==> flow/design.v <==
module dffhr (d, r, clk, q);
  parameter WIDTH = 1;
  input 			r;
  input 			clk;
  input 	[WIDTH-1:0] 	d;
  output 	[WIDTH-1:0] 	q;
  reg 		[WIDTH-1:0] 	q;
  always @ (posedge clk) 
    if ( r ) 
      q <= {WIDTH{1'b0}};
    else
      q <= d;
endmodule  
module sha1_round (cv_in, w, round, cv_out);
   input [159:0] cv_in;
   input [31:0]  w;
   input [6:0]   round;
   output [159:0] cv_out;
   reg [31:0]     k;
   reg [31:0]     f;
   wire [31:0]    a_shift;
   wire [31:0]    b_shift;
   wire [31:0]    add_result;
   wire [31:0]    a = cv_in[159:128];
   wire [31:0]    b = cv_in[127:96];
   wire [31:0]    c = cv_in[95:64];
   wire [31:0]    d = cv_in[63:32];
   wire [31:0]    e = cv_in[31:0];
   always @(round)
     begin
        k = 32'd0;
        if ((round >= 7'd0) && (round <= 7'd19))
          k = 32'h5A827999;
        if ((round >= 7'd20) && (round <= 7'd39))
          k = 32'h6ED9EBA1;
        if ((round >= 7'd40) && (round <= 7'd59))
          k = 32'h8F1BBCDC;
        if ((round >= 7'd60) && (round <= 7'd79))
          k = 32'hCA62C1D6;
     end  
   always @(round or b or c or d)
     begin
        f = 32'd0;
        if ((round >= 7'd0) && (round <= 7'd19))
          f = ((b & c) | (~b & d));
        if ((round >= 7'd20) && (round <= 7'd39))
          f = (b ^ c ^ d);
        if ((round >= 7'd40) && (round <= 7'd59))
          f = ((b & c) | (b & d) | (c & d));
        if ((round >= 7'd60) && (round <= 7'd79))
          f = (b ^ c ^ d);
     end  
   assign a_shift = {a[26:0], a[31:27]};
   assign b_shift = {b[1:0], b[31:2]};
   assign add_result = (a_shift + ((f + k) + (e + w)));
   assign cv_out = {add_result, a, b_shift, c, d};
endmodule  
module sha1_exec(clk, reset, start, data_in, load_in, cv, 
  use_prev_cv, busy, out_valid, cv_next);
   input clk, reset;     
   input start;
   input [31:0] data_in;
   input load_in;
   input [159:0] cv;
   input use_prev_cv;
   output        busy;
   output        out_valid;
   output [159:0] cv_next;  
   reg            busy;         
   reg            out_valid;    
   reg [6:0]      rnd_cnt_d;    
   wire [6:0]     rnd_cnt_q;    
   wire [159:0]   rnd_d;        
   wire [159:0]   rnd_q;
   wire [159:0]   sha1_round_wire;   
   wire [159:0]   cv_d;         
   wire [159:0]   cv_q;         
   wire [159:0]   cv_next_d;    
   wire [159:0]   cv_next_q;
   parameter      IDLE = 2'b00;
   parameter      CALC = 2'b01;
   parameter      VALID_OUT = 2'b10;
   parameter      VALID_OUT2 = 2'b11;
   wire [1:0]     state; 
   reg [1:0]      next_state;
   wire [511:0]   w_d;
   wire [511:0]   w_q;
   wire [511:0]   w_temp;
   wire [31:0]    w;    
   wire [31:0]    w_gen_temp = w_temp[511:480] ^ w_temp[447:416] ^ 
                  w_temp[255:224] ^ w_temp[95:64];  
   wire [31:0]    w_gen = {w_gen_temp[30:0], w_gen_temp[31]};
   assign         w_d = ((load_in == 1'b1) ? w_temp :
                  ((rnd_cnt_q < 7'd15) ? w_temp : 
                  {w_gen, w_temp[479:0]}));
   assign w_temp = (state == CALC) ? {w_q[479:0], w_q[511:480]} : 
     ((load_in == 1'b1) ? {w_q[479:0], data_in} : w_q);
   assign w = w_q[511:480];
   sha1_round sha1_round(.cv_in(rnd_q), .w(w), .round(rnd_cnt_q),
                           .cv_out(sha1_round_wire));
   assign         rnd_d = ((state == CALC) ? sha1_round_wire : 
     (use_prev_cv == 1'b1) ? cv_next_q : cv);
   assign         cv_d = ((state == CALC) ? cv_q : 
     (use_prev_cv == 1'b1) ? cv_next_q : cv);
   assign         cv_next_d = (state == VALID_OUT) ? 
                                ({cv_q[159:128] + rnd_q[159:128],
                                  cv_q[127:96] + rnd_q[127:96],
                                  cv_q[95:64] + rnd_q[95:64],
                                  cv_q[63:32] + rnd_q[63:32],
                                  cv_q[31:0] + rnd_q[31:0]}) :
                                  (cv_next_q);
   assign         cv_next = cv_next_q;
   always @(state or start or rnd_cnt_q)
     begin
        out_valid = 1'b0;       
        busy = 1'b0;
        rnd_cnt_d = 7'b0000000;
        case (state)
          IDLE : begin
             out_valid = 1'b0;
             rnd_cnt_d = 7'b0000000;
             if (start) begin
                busy = 1'b1;
                next_state = CALC;
             end
             else begin
                busy = 1'b1;
                next_state = IDLE;
             end
          end  
          CALC : begin
             busy = 1'b1;
             out_valid = 1'b0;
             if (start) begin
                next_state = IDLE;
                rnd_cnt_d = 7'd0000000;
             end
             else if (rnd_cnt_q == 7'd79) begin
                next_state = VALID_OUT;
                rnd_cnt_d = 7'd0000000;
             end
             else begin
                next_state = CALC;
                rnd_cnt_d = rnd_cnt_q + 7'd0000001;
             end
          end  
          VALID_OUT : begin
             busy = 1'b1;
             out_valid = 1'b0;       
             if (start) begin
                next_state = IDLE;
                rnd_cnt_d = 7'd0000000;
             end else begin
                next_state = VALID_OUT2;
             end
          end     
          VALID_OUT2 : begin
             busy = 1'b0;
             out_valid = 1'b1;
             if (start) begin
                next_state = CALC;
             end
             else begin
                next_state = IDLE;
             end
          end
          default : begin
             next_state = IDLE;
          end
        endcase
     end          
   dffhr #(7) rnd_cnt_reg (.d(rnd_cnt_d), .q(rnd_cnt_q),
                           .clk(clk), .r(reset));
   dffhr #(2) state_reg (.d(next_state), .q(state), 
                         .clk(clk), .r(reset)); 
   dffhr #(512) w_reg (.d(w_d), .q(w_q), .clk(clk), .r(reset));
   dffhr #(160) cv_reg (.d(cv_d), .q(cv_q), .clk(clk), .r(reset));
   dffhr #(160) rnd_reg (.d(rnd_d), .q(rnd_q), .clk(clk), .r(reset));
   dffhr #(160) cv_next_reg (.d(cv_next_d), .q(cv_next_q),
                             .clk(clk), .r(reset));   
endmodule  
==> reports on sha1_exec <==
## Step by step through the tools: sha1_exec

Each step is given for the RTL above and for the edited RTL.
"original" refers to lines of the RTL above, "edited" to lines of the edited file.
"difference" is "edited" less "original", of the values as shown.
Operators carry their Yosys type and port widths (W data, S select, Z words).
Not given: --

- Top module: sha1_exec
- Clock: clk
- Standard-cell library: sky130hd
- Timing corner: tt_025C_1v80

## The edit

The edit as a unified diff against the file above.
A script made this edit. It changes what the design does and was not meant as an optimisation.

```diff
@@ -94,6 +94,8 @@
                   ((rnd_cnt_q < 7'd15) ? w_temp : 
                   {w_gen, w_temp[479:0]}));
-   assign w_temp = (state == CALC) ? {w_q[479:0], w_q[511:480]} : 
+   reg [511:0] w_temp_r;
+   always @(posedge clk) w_temp_r <= (state == CALC) ? {w_q[479:0], w_q[511:480]} : 
      ((load_in == 1'b1) ? {w_q[479:0], data_in} : w_q);
+   assign w_temp = w_temp_r;
    assign w = w_q[511:480];
    sha1_round sha1_round(.cv_in(rnd_q), .w(w), .round(rnd_cnt_q),
```

## Word level

Counts by Yosys on the flattened word-level netlist (proc, flatten, opt, wreduce; memories kept). Register bits leave out memories and registers merged into their read ports (data or address); mux counts leave out enables and synchronous resets folded into registers. Print and check cells are left out. Cells with the same type and inputs are merged into one.

Bit counts:

| what | original | edited | difference |
|---|---|---|---|
| register bits after elaboration | 1001 | 1513 | +512 |
| output and inout port bits | 162 | 162 | 0 |

Cells by class:

| what | original | edited | difference |
|---|---|---|---|
| $lt $le $gt $ge | 9 | 9 | 0 |
| $add $sub $neg | 10 | 10 | 0 |
| multiplexer cells | 24 | 24 | 0 |
| reductions and logical operators | 8 | 8 | 0 |
| eq/ne operators | 4 | 4 | 0 |
| bitwise gates (word level) | 13 | 13 | 0 |

Operators with widths:

| operator | original | edited | difference |
|---|---|---|---|
| $add A32 B32 Y32 | 9 | 9 | 0 |
| $mux W32 | 6 | 6 | 0 |
| $xor A32 B32 Y32 | 5 | 5 | 0 |
| $and A32 B32 Y32 | 4 | 4 | 0 |
| $logic_and A1 B1 Y1 | 4 | 4 | 0 |
| $mux W512 | 4 | 4 | 0 |
| $mux W2 | 3 | 3 | 0 |
| $or A32 B32 Y32 | 3 | 3 | 0 |
| $eq A2 B2 Y1 const B | 2 | 2 | 0 |
| $ge A7 B6 Y1 const B | 2 | 2 | 0 |
| $le A7 B6 Y1 const B | 2 | 2 | 0 |
| $mux W160 | 2 | 2 | 0 |
| $mux W31 | 2 | 2 | 0 |
| $mux W7 | 2 | 2 | 0 |
| $pmux W1 S2 | 2 | 2 | 0 |
| $reduce_or A3 Y1 | 2 | 2 | 0 |
| $add A7 B1 Y7 const B | 1 | 1 | 0 |
| $eq A2 B1 Y1 const B | 1 | 1 | 0 |
| $eq A7 B7 Y1 const B | 1 | 1 | 0 |
| $ge A7 B1 Y1 const B | 1 | 1 | 0 |
| $ge A7 B5 Y1 const B | 1 | 1 | 0 |
| $le A7 B5 Y1 const B | 1 | 1 | 0 |
| $le A7 B7 Y1 const B | 1 | 1 | 0 |
| $logic_not A2 Y1 | 1 | 1 | 0 |
| $lt A7 B4 Y1 const B | 1 | 1 | 0 |
| $mux W1 | 1 | 1 | 0 |
| $not A32 Y32 | 1 | 1 | 0 |
| $pmux W2 S3 | 1 | 1 | 0 |

Not every row of either side is listed.

## Depth

Longest topological path by Yosys (ltp), each cell counted once; first at word level (registers and memories cut), then after technology mapping (sequential cells cut; the memories' decode and read muxes count).

Depth:

| what | original | edited | difference |
|---|---|---|---|
| word-level depth | 11 | 11 | 0 |
| ABC_AREA | 0 | 0 | -- |
| mapped depth | 29 | 28 | -1 |

## Netlist

Yosys stat after the flow's synthesis: flattened, memories mapped to cells. It holds for the ABC_AREA given above (unset counts as 0); a run with the other value may have another netlist.

Mapped netlist:

| what | original | edited | difference |
|---|---|---|---|
| area of sequential cells (µm²) | 20079.3 | 30329.1 | +10249.8 |
| buffers | 360 | 293 | -67 |
| cells in the netlist | 6207 | 6033 | -174 |
| mapped area (µm²) | 50936.4 | 62119.6 | +11183.2 |
| flip-flop cells | 1003 | 1515 | +512 |

Cell types:

| cell | original | edited | difference |
|---|---|---|---|
| sky130_fd_sc_hd__nand2_1 | 1157 | 224 | -933 |
| sky130_fd_sc_hd__dfxtp_1 | 1003 | 1515 | +512 |
| sky130_fd_sc_hd__a21oi_1 | 966 | 456 | -510 |
| sky130_fd_sc_hd__mux2_2 | 141 | 614 | +473 |
| sky130_fd_sc_hd__nor2b_1 | 57 | 513 | +456 |
| sky130_fd_sc_hd__o21bai_1 | 160 | 19 | -141 |
| sky130_fd_sc_hd__o21ai_0 | 196 | 328 | +132 |
| sky130_fd_sc_hd__clkbuf_1 | 338 | 270 | -68 |
| sky130_fd_sc_hd__nor2_1 | 393 | 327 | -66 |
| sky130_fd_sc_hd__xor2_1 | 124 | 62 | -62 |
| sky130_fd_sc_hd__a311oi_1 | 39 | 3 | -36 |
| sky130_fd_sc_hd__a21o_1 | 71 | 99 | +28 |
| sky130_fd_sc_hd__a211oi_1 | 69 | 87 | +18 |
| sky130_fd_sc_hd__o21a_1 | 26 | 41 | +15 |
| sky130_fd_sc_hd__xnor2_1 | 197 | 184 | -13 |
| sky130_fd_sc_hd__mux2i_1 | 97 | 108 | +11 |
| sky130_fd_sc_hd__o22ai_1 | 4 | 15 | +11 |
| sky130_fd_sc_hd__nor3_1 | 56 | 50 | -6 |

Not every row of either side is listed.
By module: a second synthesis without flattening, with its own total; a netlist apart from the flattened one above.

Second synthesis, totals:

| what | original | edited | difference |
|---|---|---|---|
| cell total of the unflattened synthesis | 5849 | 6572 | +723 |
| area (unflattened synthesis) (µm²) | 55564.5 | 66465.0 | +10900.5 |

Rows give one instance, submodules left out.

By module, original:

| module | cells | times used | area (µm²) |
|---|---|---|---|
| sha1_exec | 3062 | 1 | 22457.8 |
| dffhr (WIDTH=512) | 1081 | 1 | 13730.7 |
| dffhr (WIDTH=160) | 337 | 3 | 4306.6 |
| sha1_round | 677 | 1 | 6219.7 |
| dffhr (WIDTH=7) | 14 | 1 | 183.9 |
| dffhr (WIDTH=2) | 4 | 1 | 52.6 |

By module, edited:

| module | cells | times used | area (µm²) |
|---|---|---|---|
| sha1_exec | 3764 | 1 | 33233.1 |
| dffhr (WIDTH=512) | 1081 | 1 | 13730.7 |
| dffhr (WIDTH=160) | 337 | 3 | 4306.6 |
| sha1_round | 698 | 1 | 6344.8 |
| dffhr (WIDTH=7) | 14 | 1 | 183.9 |
| dffhr (WIDTH=2) | 4 | 1 | 52.6 |

## Timing after synthesis

Source: OpenSTA report_checks on the synthesized netlist (no wires, ideal clock, input and output delay 20% of the period each), path of least setup slack; recovery checks are left aside. Register names are those of the netlist, which keeps one name where synthesis merged equal registers.

Path post-synthesis:

| what | original | edited | difference |
|---|---|---|---|
| kind | register to register | register to register | -- |
| start point | reg rnd_cnt_reg.q[0] | reg rnd_cnt_reg.q[3] | -- |
| end point | reg rnd_reg.q[158] | reg rnd_reg.q[157] | -- |
| clock period (ns) | 8.0 | 8.0 | 0.0 |
| delay of the path (ns) | 5.912 | 5.663 | -0.249 |
| stages | 27 | 27 | 0 |
| setup time (ns) | 0.122 | 0.116 | -0.006 |
| arrival (ns) | 5.790 | 5.547 | -0.243 |
| path slack (ns) | 2.088 | 2.337 | +0.249 |
| launch time at the first pin (ns) | 0.000 | 0.000 | 0.000 |
| synthesis period reached (ns) | 5.912 | 5.663 | -0.249 |

"delay of the path" = arrival - input delay + setup time.
"stages": output pins that drive a net of the path, with the launching flip-flop's if there is one; two outputs of one cell count as two.
"synthesis period reached" = period - worst setup slack (recovery checks aside). The figure is calculated, with input and output delays left at 20% of the set period.
Between the ends stands the longest chain of elaborated cells between them, by number of cells; it is not shown to be the way that was timed. Of several equally long chains one is given.
A line is the first line of the expression or statement that the cell stems from. Yosys adds cells for indexed reads and writes and turns some case tables into memories.

On the way, post-synthesis, original:
- Cell sequence: sky130_fd_sc_hd__dfxtp_1 sky130_fd_sc_hd__ha_1 sky130_fd_sc_hd__a21oi_1 sky130_fd_sc_hd__nand2_1 sky130_fd_sc_hd__a32o_1 sky130_fd_sc_hd__clkbuf_1 sky130_fd_sc_hd__nand2b_1 sky130_fd_sc_hd__clkbuf_1 sky130_fd_sc_hd__a221o_1 sky130_fd_sc_hd__o21ai_0 sky130_fd_sc_hd__fa_1 sky130_fd_sc_hd__inv_1 sky130_fd_sc_hd__fa_1 sky130_fd_sc_hd__inv_1 sky130_fd_sc_hd__fa_1 sky130_fd_sc_hd__inv_1 sky130_fd_sc_hd__ha_1 sky130_fd_sc_hd__a211o_1 sky130_fd_sc_hd__a2111oi_0 sky130_fd_sc_hd__o211a_1 sky130_fd_sc_hd__a211oi_1 sky130_fd_sc_hd__o21a_1 sky130_fd_sc_hd__o21ai_0 sky130_fd_sc_hd__a21oi_1 sky130_fd_sc_hd__a21oi_1 sky130_fd_sc_hd__nand4_1 sky130_fd_sc_hd__o311a_1
- Cells in the longest elaborated chain: 10
- Elaborated cells between the ends (all ways): 24
- Those cells by class: add/sub: 3; compare: 8; mux: 9; reduce/logical: 4

RTL lines, path post-synthesis, original:

| what | RTL line | source |
|---|---|---|
| start, declared | 6 | `output [WIDTH-1:0] q;` |
| start, assigned | 10 | `q <= {WIDTH{1'b0}};` |
| start, assigned | 12 | `q <= d;` |
| $ge A7 B1 Y1 | 44 | `if ((round >= 7'd0) && (round <= 7'd19))` |
| $logic_and A1 B1 Y1 | 44 |  |
| $mux W32 | 44 |  |
| $mux W32 | 46 | `if ((round >= 7'd20) && (round <= 7'd39))` |
| $mux W32 | 48 | `if ((round >= 7'd40) && (round <= 7'd59))` |
| $mux W32 | 50 | `if ((round >= 7'd60) && (round <= 7'd79))` |
| $add A32 B32 Y32 (3 in a row) | 55 | `assign add_result = (a_shift + ((f + k) + (e + w)));` |
| $mux W160 | 101 | `assign         rnd_d = ((state == CALC) ? sha1_round_wire :` |
| end, assigned | 10 |  |
| end, assigned | 12 |  |
| end, declared | 6 |  |

On the way, post-synthesis, edited:
- Cell sequence: sky130_fd_sc_hd__dfxtp_1 sky130_fd_sc_hd__clkbuf_1 sky130_fd_sc_hd__or3b_2 sky130_fd_sc_hd__o22ai_1 sky130_fd_sc_hd__nand2b_1 sky130_fd_sc_hd__inv_1 sky130_fd_sc_hd__nor2_1 sky130_fd_sc_hd__inv_1 sky130_fd_sc_hd__clkbuf_1 sky130_fd_sc_hd__a221o_1 sky130_fd_sc_hd__o21ai_0 sky130_fd_sc_hd__fa_1 sky130_fd_sc_hd__fa_1 sky130_fd_sc_hd__fa_1 sky130_fd_sc_hd__inv_1 sky130_fd_sc_hd__ha_1 sky130_fd_sc_hd__inv_1 sky130_fd_sc_hd__fa_1 sky130_fd_sc_hd__nor2b_1 sky130_fd_sc_hd__o21a_1 sky130_fd_sc_hd__o21ai_0 sky130_fd_sc_hd__a21o_1 sky130_fd_sc_hd__a21oi_1 sky130_fd_sc_hd__o211ai_1 sky130_fd_sc_hd__a31oi_1 sky130_fd_sc_hd__a2111o_1 sky130_fd_sc_hd__o211a_1
- Cells in the longest elaborated chain: 10
- Elaborated cells between the ends (all ways): 24
- Those cells by class: add/sub: 3; compare: 8; mux: 9; reduce/logical: 4

RTL lines, path post-synthesis, edited:

| what | RTL line | source |
|---|---|---|
| start, declared | 6 | `output [WIDTH-1:0] q;` |
| start, assigned | 10 | `q <= {WIDTH{1'b0}};` |
| start, assigned | 12 | `q <= d;` |
| $ge A7 B1 Y1 | 44 | `if ((round >= 7'd0) && (round <= 7'd19))` |
| $logic_and A1 B1 Y1 | 44 |  |
| $mux W32 | 44 |  |
| $mux W32 | 46 | `if ((round >= 7'd20) && (round <= 7'd39))` |
| $mux W32 | 48 | `if ((round >= 7'd40) && (round <= 7'd59))` |
| $mux W32 | 50 | `if ((round >= 7'd60) && (round <= 7'd79))` |
| $add A32 B32 Y32 (3 in a row) | 55 | `assign add_result = (a_shift + ((f + k) + (e + w)));` |
| $mux W160 | 103 | `assign         rnd_d = ((state == CALC) ? sha1_round_wire :` |
| end, assigned | 10 |  |
| end, assigned | 12 |  |
| end, declared | 6 |  |

## Timing after layout

From the final timing report of each run of set A: the path of least setup slack in the routed layout; clock arrival at registers is part of the times.

Path after layout:

| what | original | edited | difference |
|---|---|---|---|
| kind | register to register | register to register | -- |
| start point | reg rnd_cnt_reg.q[2] | reg rnd_cnt_reg.q[0] | -- |
| end point | reg rnd_reg.q[158] | reg rnd_reg.q[158] | -- |
| stages | 25 | 24 | -1 |
| setup time (ns) | 0.11 | 0.13 | +0.02 |
| path slack (ns) | 0.57 | 0.56 | -0.01 |
| clock period (ns) | 6.97 | 6.97 | 0.00 |
| arrival (ns) | 6.99 | 7.07 | +0.08 |
| launch time at the first pin (ns) | 0.70 | 0.74 | +0.04 |

Between the ends stands the longest chain of elaborated cells between them, by number of cells; it is not shown to be the way that was timed. Of several equally long chains one is given.

On the way, after layout, original:
- Cell sequence: sky130_fd_sc_hd__dfxtp_1 sky130_fd_sc_hd__nand3_1 sky130_fd_sc_hd__a21oi_1 sky130_fd_sc_hd__nand2_1 sky130_fd_sc_hd__a32o_1 sky130_fd_sc_hd__nand2b_1 sky130_fd_sc_hd__buf_4 sky130_fd_sc_hd__buf_4 sky130_fd_sc_hd__a222oi_1 sky130_fd_sc_hd__inv_1 sky130_fd_sc_hd__fa_1 sky130_fd_sc_hd__fa_1 sky130_fd_sc_hd__inv_1 sky130_fd_sc_hd__fa_1 sky130_fd_sc_hd__inv_1 sky130_fd_sc_hd__ha_1 sky130_fd_sc_hd__nand2_1 sky130_fd_sc_hd__a211o_1 sky130_fd_sc_hd__a311o_1 sky130_fd_sc_hd__a211oi_1 sky130_fd_sc_hd__o21a_1 sky130_fd_sc_hd__o21ai_0 sky130_fd_sc_hd__a21oi_1 sky130_fd_sc_hd__a21oi_1 sky130_fd_sc_hd__o311a_1
- Cells in the longest elaborated chain: 10
- Elaborated cells between the ends (all ways): 24
- Those cells by class: add/sub: 3; compare: 8; mux: 9; reduce/logical: 4

RTL lines, path after layout, original:

| what | RTL line | source |
|---|---|---|
| start, declared | 6 | `output [WIDTH-1:0] q;` |
| start, assigned | 10 | `q <= {WIDTH{1'b0}};` |
| start, assigned | 12 | `q <= d;` |
| $ge A7 B1 Y1 | 44 | `if ((round >= 7'd0) && (round <= 7'd19))` |
| $logic_and A1 B1 Y1 | 44 |  |
| $mux W32 | 44 |  |
| $mux W32 | 46 | `if ((round >= 7'd20) && (round <= 7'd39))` |
| $mux W32 | 48 | `if ((round >= 7'd40) && (round <= 7'd59))` |
| $mux W32 | 50 | `if ((round >= 7'd60) && (round <= 7'd79))` |
| $add A32 B32 Y32 (3 in a row) | 55 | `assign add_result = (a_shift + ((f + k) + (e + w)));` |
| $mux W160 | 101 | `assign         rnd_d = ((state == CALC) ? sha1_round_wire :` |
| end, assigned | 10 |  |
| end, assigned | 12 |  |
| end, declared | 6 |  |

On the way, after layout, edited:
- Cell sequence: sky130_fd_sc_hd__dfxtp_1 sky130_fd_sc_hd__ha_1 sky130_fd_sc_hd__o21bai_1 sky130_fd_sc_hd__o21ai_0 sky130_fd_sc_hd__nand2_1 sky130_fd_sc_hd__clkinv_1 sky130_fd_sc_hd__buf_4 sky130_fd_sc_hd__a221oi_1 sky130_fd_sc_hd__nor2_1 sky130_fd_sc_hd__fa_1 sky130_fd_sc_hd__fa_1 sky130_fd_sc_hd__inv_1 sky130_fd_sc_hd__fa_1 sky130_fd_sc_hd__inv_1 sky130_fd_sc_hd__ha_1 sky130_fd_sc_hd__a21oi_1 sky130_fd_sc_hd__o21ai_0 sky130_fd_sc_hd__a21bo_2 sky130_fd_sc_hd__a31o_2 sky130_fd_sc_hd__o41a_1 sky130_fd_sc_hd__a31oi_1 sky130_fd_sc_hd__o21ai_0 sky130_fd_sc_hd__xnor2_1 sky130_fd_sc_hd__o22ai_1
- Cells in the longest elaborated chain: 10
- Elaborated cells between the ends (all ways): 24
- Those cells by class: add/sub: 3; compare: 8; mux: 9; reduce/logical: 4

RTL lines, path after layout, edited:

| what | RTL line | source |
|---|---|---|
| start, declared | 6 | `output [WIDTH-1:0] q;` |
| start, assigned | 10 | `q <= {WIDTH{1'b0}};` |
| start, assigned | 12 | `q <= d;` |
| $ge A7 B1 Y1 | 44 | `if ((round >= 7'd0) && (round <= 7'd19))` |
| $logic_and A1 B1 Y1 | 44 |  |
| $mux W32 | 44 |  |
| $mux W32 | 46 | `if ((round >= 7'd20) && (round <= 7'd39))` |
| $mux W32 | 48 | `if ((round >= 7'd40) && (round <= 7'd59))` |
| $mux W32 | 50 | `if ((round >= 7'd60) && (round <= 7'd79))` |
| $add A32 B32 Y32 (3 in a row) | 55 | `assign add_result = (a_shift + ((f + k) + (e + w)));` |
| $mux W160 | 103 | `assign         rnd_d = ((state == CALC) ? sha1_round_wire :` |
| end, assigned | 10 |  |
| end, assigned | 12 |  |
| end, declared | 6 |  |

## Layout results

Both versions went through the flow (Yosys, OpenROAD) with the same settings in each pair. Constraints: input delay and output delay 20% of the set period each, output load 0.01 pF.

Flow settings, set A:
- period_ns: 6.97
- CAP_MARGIN: 20
- CORE_MARGIN: 2
- CORE_UTILIZATION: 40
- SLEW_MARGIN: 20

Results, set A:

| what | original | edited | difference |
|---|---|---|---|
| standard-cell area after layout (µm²) | 59360.7 | 73204.0 | +13843.3 |
| post-layout utilization (%) | 47.1 | 47.5 | +0.4 |
| mapped cell area after synthesis (µm²) | 50936.4 | 62119.6 | +11183.2 |
| die area (µm²) | 130213.0 | 158468.0 | +28255.0 |
| power (mW) | 14.262 | 20.202 | +5.940 |
| worst slack on setup checks (ns) | 0.571 | 0.559 | -0.012 |
| total negative setup slack (ns) | 0.000 | 0.000 | 0.000 |
| period reached (ns) | 6.399 | 6.411 | +0.012 |
| worst hold slack in the final report (ns) | 0.448 | 0.406 | -0.042 |

Flow settings, set B:
- CAP_MARGIN: 25
- CORE_ASPECT_RATIO: 0.52
- CORE_UTILIZATION: 35
- CTS_CLUSTER_DIAMETER: 291
- GPL_ROUTABILITY_DRIVEN: 0
- GPL_TIMING_DRIVEN: 0
- MAX_ROUTING_LAYER: met5
- MIN_ROUTING_LAYER: met1
- PLACE_DENSITY_LB_ADDON: 0.26
- SLEW_MARGIN: 10
- TNS_END_PERCENT: 70
- period_ns: 4.93
- CORE_MARGIN: 2

Results, set B:

| what | original | edited | difference |
|---|---|---|---|
| standard-cell area after layout (µm²) | 62232.2 | 75235.9 | +13003.7 |
| post-layout utilization (%) | 43.3 | 42.7 | -0.6 |
| mapped cell area after synthesis (µm²) | 50936.4 | 62119.6 | +11183.2 |
| die area (µm²) | 148765.0 | 181051.0 | +32286.0 |
| power (mW) | 21.881 | 29.382 | +7.501 |
| worst slack on setup checks (ns) | -1.464 | -1.305 | +0.159 |
| total negative setup slack (ns) | -25.434 | -21.313 | +4.121 |
| period reached (ns) | 6.394 | 6.235 | -0.159 |
| worst hold slack in the final report (ns) | 0.452 | 0.401 | -0.051 |

"period reached": clock period set for the run, less the worst setup slack. It is reckoned from that one timing run; input and output delays stay at 20% of the period that was set.
"power" rests on the timing tool's default activity at the inputs, not on a simulated workload.
